==> flow/design.v <==
module comparator 
#(
  parameter DATA_WIDTH  = 16,
  parameter BINARY_TREE = 1,
  parameter NUM_INPUTS  = 16
)
(
  input  logic [NUM_INPUTS-1:0][DATA_WIDTH-1 : 0] cmp_ip,
  output logic [$clog2(NUM_INPUTS)-1 :0]  out
);
  generate if (BINARY_TREE == 0) begin
    always_comb begin
      out      = '0;
      for (int i =0; i < NUM_INPUTS; ++i) begin
        if (cmp_ip[i] > cmp_ip[out]) begin
          out      = i;
        end
      end
    end
  end else begin
    logic [$clog2(NUM_INPUTS)-1 : 0] out_stg[$clog2(NUM_INPUTS) + 1][NUM_INPUTS];
    logic [DATA_WIDTH-1 : 0]         cmp_stg[$clog2(NUM_INPUTS) + 1][NUM_INPUTS];
    always_comb begin
      for (int i = 0; i < NUM_INPUTS; i++) begin
        cmp_stg[0][i]  = cmp_ip[i];
        out_stg[0][i]  = i;
      end
      for (int i = 0;i < $clog2(NUM_INPUTS); i++) begin
        for (int j = 0;j < NUM_INPUTS; ++j) begin
          out_stg[i+1][j]    = 'X;
          cmp_stg[i+1][j]    = 'X;
        end
      end
      for (int i = 0;i < $clog2(NUM_INPUTS); i++) begin
        for (int j = 0;j < (NUM_INPUTS/2**i); j= j+2) begin
          if (cmp_stg[i][j] > cmp_stg[i][j+1]) begin
            out_stg[i+1][j/2]    = out_stg[i][j];
            cmp_stg[i+1][j/2]    = cmp_stg[i][j];
          end else begin
            out_stg[i+1][j/2]    = out_stg[i][j+1];
            cmp_stg[i+1][j/2]    = cmp_stg[i][j+1];
          end
        end
      end
      out   = out_stg[$clog2(NUM_INPUTS)][0];
    end
  end
  endgenerate
endmodule
module argmax16 (
  input  logic         clk,
  input  logic         rstn,        
  input  logic         in_valid,
  input  logic [255:0] in_data,     
  output logic         out_valid,
  output logic [3:0]   out_idx
);
  logic [255:0] data_q;
  logic         valid_q;
  logic [3:0]   idx_c;
  always_ff @(posedge clk or negedge rstn) begin
    if (!rstn) begin
      valid_q   <= 1'b0;
      out_valid <= 1'b0;
    end else begin
      valid_q   <= in_valid;
      out_valid <= valid_q;
    end
  end
  always_ff @(posedge clk) begin
    data_q  <= in_data;
    out_idx <= idx_c;
  end
  comparator #(
    .DATA_WIDTH  (16),
    .BINARY_TREE (1),
    .NUM_INPUTS  (16)
  ) u_cmp (
    .cmp_ip (data_q),
    .out    (idx_c)
  );
endmodule
* Reports on argmax16 *
Tool output for the design above, in the order of the flow.
Line numbers count from 1 in the design file above.
Cell names lack the library's common part.
A cell with n/a has no value.

design
  design top = argmax16
  clock input = clk
  cell library = sky130hd
  corner = tt_025C_1v80

* Word-level counts *
Counts by Yosys on the flattened word-level netlist (proc, flatten, opt, wreduce). Print and check cells are left out. Cells with the same type and inputs are merged into one.

bit counts
  flip-flop bits (word level) = 262
  output and inout port bits = 5

cells by class
  magnitude comparators = 15
  mux-type cells = 29

operators with widths
  operator                        number
  16-bit greater-than comparator  15
  16-bit 2-to-1 mux               14
  2-bit 2-to-1 mux                4
  1-bit 2-to-1 mux                8
  3-bit 2-to-1 mux                2
  4-bit 2-to-1 mux                1

* Longest topological paths *
Depth = most cells in a row (Yosys ltp): at word level without a register or memory, in the mapped netlist without a sequential cell, where the memories' decode and read muxes count.

logic depth
  depth in word-level cells = 8
  ABC_AREA = 0
  mapped depth = 39

* Mapped cells and area *
The flow's flattened synthesis, as Yosys stat reports it; memories are mapped. The netlist is that of the ABC_AREA named above (0 if unset); the other value can give another one.
The area totals of this step are shown rounded.

mapped netlist
  cell count = 1434
  cell area after synthesis = 13800 um^2
  sequential area = 5260 um^2
  mapped flip-flops = 262

cell types
  cell      number  total area (um^2)
  dfxtp_1   260     5.2E+03
  ha_1      240     3002.88
  a21oi_1   154     770.739
  inv_1     140     525.504
  mux2_2    40      450.432
  mux2i_1   42      420.403
  nand4_1   54      337.824
  nand2_1   82      307.795
  o21ai_0   54      270.259
  o211ai_1  27      202.694
  a21oi_2   20      175.168
  nand3_1   35      175.168
  nor2_1    46      172.666
  a221oi_1  17      148.893
  mux2_4    9       135.13
  a21o_1    16      120.115
  nor2b_1   17      106.352
  nand2b_1  16      100.096

Other cell types: 37; their cells: 165.
The figures by module come from a second, unflattened synthesis with its own total; it is not the netlist above.

second synthesis, totals
  cell total of the unflattened synthesis = 1436
  area (unflattened synthesis) = 13800 um^2

Each row is one instance without its submodules.

by module
  module      instances  cells  area (um^2)  seq. area (um^2)
  comparator  1          1174   8590         0.0
  argmax16    1          262    5260         5260

* Timing after synthesis *
OpenSTA on the mapped netlist: ideal clock, no wires. The path of least setup slack (recovery checks aside). Input and output delay are each 20% of the period. Register names are those of the netlist, which keeps one name where synthesis merged equal registers.

timing path post-synthesis
  kind = register to register
  start point = register data_q[81]
  end point = register out_idx[0]
  clock period = 8.5 ns
  setup time = 0.086 ns
  time at the first pin = 0.000 ns
  data arrival time = 7.109 ns
  data required time = 8.414 ns
  slack = 1.306 ns
  delay of the path = 7.195 ns
  driving pins on the path = 40
  buffers on the path = 5
  synthesis period reached = 7.194 ns

"delay of the path" = arrival - input delay + setup time.
"driving pins on the path" counts driving pins, that of a launching flip-flop among them; a cell with two outputs on the path counts twice.
"synthesis period reached" is the clock period less the worst setup slack; recovery checks do not enter. This is arithmetic on one report: input and output delays are still those of the set period (20% each).
The rows between start and end are the longest chain of elaborated cells between them; the timing report does not say that the signal goes this way. Where chains are equally long, one stands for them.
A line is the first line of the expression or statement that the cell stems from. Yosys adds cells for indexed reads and writes and turns some case tables into memories.

between the ends, post-synthesis
  cells stage by stage = dfxtp_1 > inv_1 > ha_1 > nor2b_1 > o211ai_1 > a2111oi_0 > nor3_1 > a21oi_2 > buf_2 > mux2_2 > ha_1 > nor2b_1 > o211ai_1 > a21oi_1 > o31ai_1 > a22o_1 > clkbuf_1 > clkbuf_1 > [... 4 more ...] > a21o_1 > a21oi_1 > a211oi_1 > o31ai_2 > nor2b_1 > buf_2 > clkbuf_1 > a22oi_1 > o211ai_1 > ha_1 > a21o_1 > a211oi_1 > o21ai_0 > o2111ai_1 > o211ai_1 > o31ai_1 > nor3_1 > a211oi_1
  cells in the longest elaborated chain = 8
  elaborated cells between the ends (all ways) = 11
  RTL lines with such cells = 1
  those cells by class = compare (4); mux (7)

RTL lines, path post-synthesis
  what                            line  text
  start: declaration              58    logic [255:0] data_q;
  start: assignment               71    data_q  <= in_data;
  16-bit greater-than comparator  36    if (cmp_stg[i][j] > cmp_stg[i][j+1]) begin
  16-bit 2-to-1 mux               36
  16-bit greater-than comparator  36
  16-bit 2-to-1 mux               36
  16-bit greater-than comparator  36
  16-bit 2-to-1 mux               36
  16-bit greater-than comparator  36
  4-bit 2-to-1 mux                36
  end: assignment                 72    out_idx <= idx_c;
  end: declaration                56    output logic [3:0]   out_idx

Some nets on the timed path still bear RTL names; the line given drives or declares the net.

named nets, post-synthesis
  signal    line
  idx_c[3]  36

* Timing after layout *
Path of least setup slack in the final report of flow run A (OpenROAD, finished layout, wires in). Where an end is a register, its clock arrival counts in the times.

timing path post-layout
  kind = register to register
  start point = register data_q[155]
  end point = register out_idx[0]
  clock period = 8.5 ns
  setup time = 0.09 ns
  time at the first pin = 0.54 ns
  data arrival time = 8.48 ns
  data required time = 8.96 ns
  slack = 0.48 ns
  driving pins on the path = 36
  buffers on the path = 1

The rows between start and end are the longest chain of elaborated cells between them; the timing report does not say that the signal goes this way. Where chains are equally long, one stands for them.

between the ends, post-layout
  cells stage by stage = dfxtp_1 > inv_1 > ha_1 > and3_1 > nand3_1 > nor3_1 > or2_1 > o22ai_4 > mux2_2 > ha_1 > nand2_1 > nor2_1 > a211oi_1 > o21a_1 > a22o_1 > buf_4 > nor2_1 > a21oi_1 > ha_1 > a21o_1 > a21oi_1 > nor2b_1 > o31ai_1 > a21oi_1 > nand2_1 > o22ai_1 > a221oi_1 > ha_1 > a21o_1 > a211oi_1 > o21ai_0 > o2111ai_1 > o211ai_1 > o31ai_2 > nor3_1 > a211oi_1
  cells in the longest elaborated chain = 8
  elaborated cells between the ends (all ways) = 11
  RTL lines with such cells = 1
  those cells by class = compare (4); mux (7)

RTL lines, path post-layout
  what                            line  text
  start: declaration              58    logic [255:0] data_q;
  start: assignment               71    data_q  <= in_data;
  16-bit greater-than comparator  36    if (cmp_stg[i][j] > cmp_stg[i][j+1]) begin
  16-bit 2-to-1 mux               36
  16-bit greater-than comparator  36
  16-bit 2-to-1 mux               36
  16-bit greater-than comparator  36
  16-bit 2-to-1 mux               36
  16-bit greater-than comparator  36
  4-bit 2-to-1 mux                36
  end: assignment                 72    out_idx <= idx_c;
  end: declaration                56    output logic [3:0]   out_idx

Some nets on the timed path still bear RTL names; the line given drives or declares the net.

named nets, post-layout
  signal    line
  idx_c[3]  36

Memo
Re: implementation data of argmax16

Module argmax16, platform sky130hd: 2 stored runs of the flow (Yosys, OpenROAD) with differing settings, in no particular order. Input and output delays are each 20% of the period that was set; the output load is 0.01 pF.
"achieved clock period" means the clock period less the worst setup slack. The figure is calculated, with input and output delays left at 20% of the set period.
"power" is the tool's figure for a default switching activity; nothing was simulated.
Values from the reports are rounded here.

Flow run A
==> flow/run.sh <==
#!/bin/bash
# the make line also repeats the synthesis and layout settings of config.mk as NAME=value (left out here)
make -C /OpenROAD-flow-scripts/flow DESIGN_CONFIG=/design/flow/config.mk WORK_HOME=/design/flow/orfs CLKGATE_MAP_FILE= finish
==> flow/config.mk <==
export PLATFORM = sky130hd
export DESIGN_NAME = argmax16
export DESIGN_NICKNAME = argmax16
export VERILOG_FILES = /design/flow/design.v
export SDC_FILE = /design/flow/constraint.sdc
export NUM_CORES = 4
export LEC_CHECK = 0
export CAP_MARGIN = 20
export CORE_MARGIN = 2
export CORE_UTILIZATION = 63
export PLACE_DENSITY_LB_ADDON = 0.29
export SLEW_MARGIN = 20
==> flow/constraint.sdc <==
create_clock -name core_clock -period 8.5 [get_ports {clk}]
set_input_delay 1.7000 -clock core_clock [delete_from_list [all_inputs] [get_ports {clk}]]
set_output_delay 1.7000 -clock core_clock [all_outputs]
set_load 0.01 [all_outputs]

==> results of flow run A <==
chip area after synthesis (Yosys): 13800 um^2
die area: 23100 um^2
utilization: 0.82
worst setup slack after layout: 0.480 ns
total negative slack: 0.000 ns
worst hold slack: 0.367 ns
power: 4.33 mW
achieved clock period: 8.020 ns

Flow run B
==> flow/run.sh <==
#!/bin/bash
# the make line also repeats the synthesis and layout settings of config.mk as NAME=value (left out here)
make -C /OpenROAD-flow-scripts/flow DESIGN_CONFIG=/design/flow/config.mk WORK_HOME=/design/flow/orfs CLKGATE_MAP_FILE= finish
==> flow/config.mk <==
export PLATFORM = sky130hd
export DESIGN_NAME = argmax16
export DESIGN_NICKNAME = argmax16
export VERILOG_FILES = /design/flow/design.v
export SDC_FILE = /design/flow/constraint.sdc
export NUM_CORES = 4
export LEC_CHECK = 0
export CAP_MARGIN = 20
export CORE_MARGIN = 10
export CORE_UTILIZATION = 40
export CTS_CLUSTER_SIZE = 91
export SLEW_MARGIN = 20
==> flow/constraint.sdc <==
create_clock -name core_clock -period 8.5 [get_ports {clk}]
set_input_delay 1.7000 -clock core_clock [delete_from_list [all_inputs] [get_ports {clk}]]
set_output_delay 1.7000 -clock core_clock [all_outputs]
set_load 0.01 [all_outputs]

==> results of flow run B <==
chip area after synthesis (Yosys): 13800 um^2
die area: 42400 um^2
utilization: 0.531
worst setup slack after layout: 0.605 ns
total negative slack: 0.000 ns
worst hold slack: 0.357 ns
power: 4.49 mW
achieved clock period: 7.895 ns
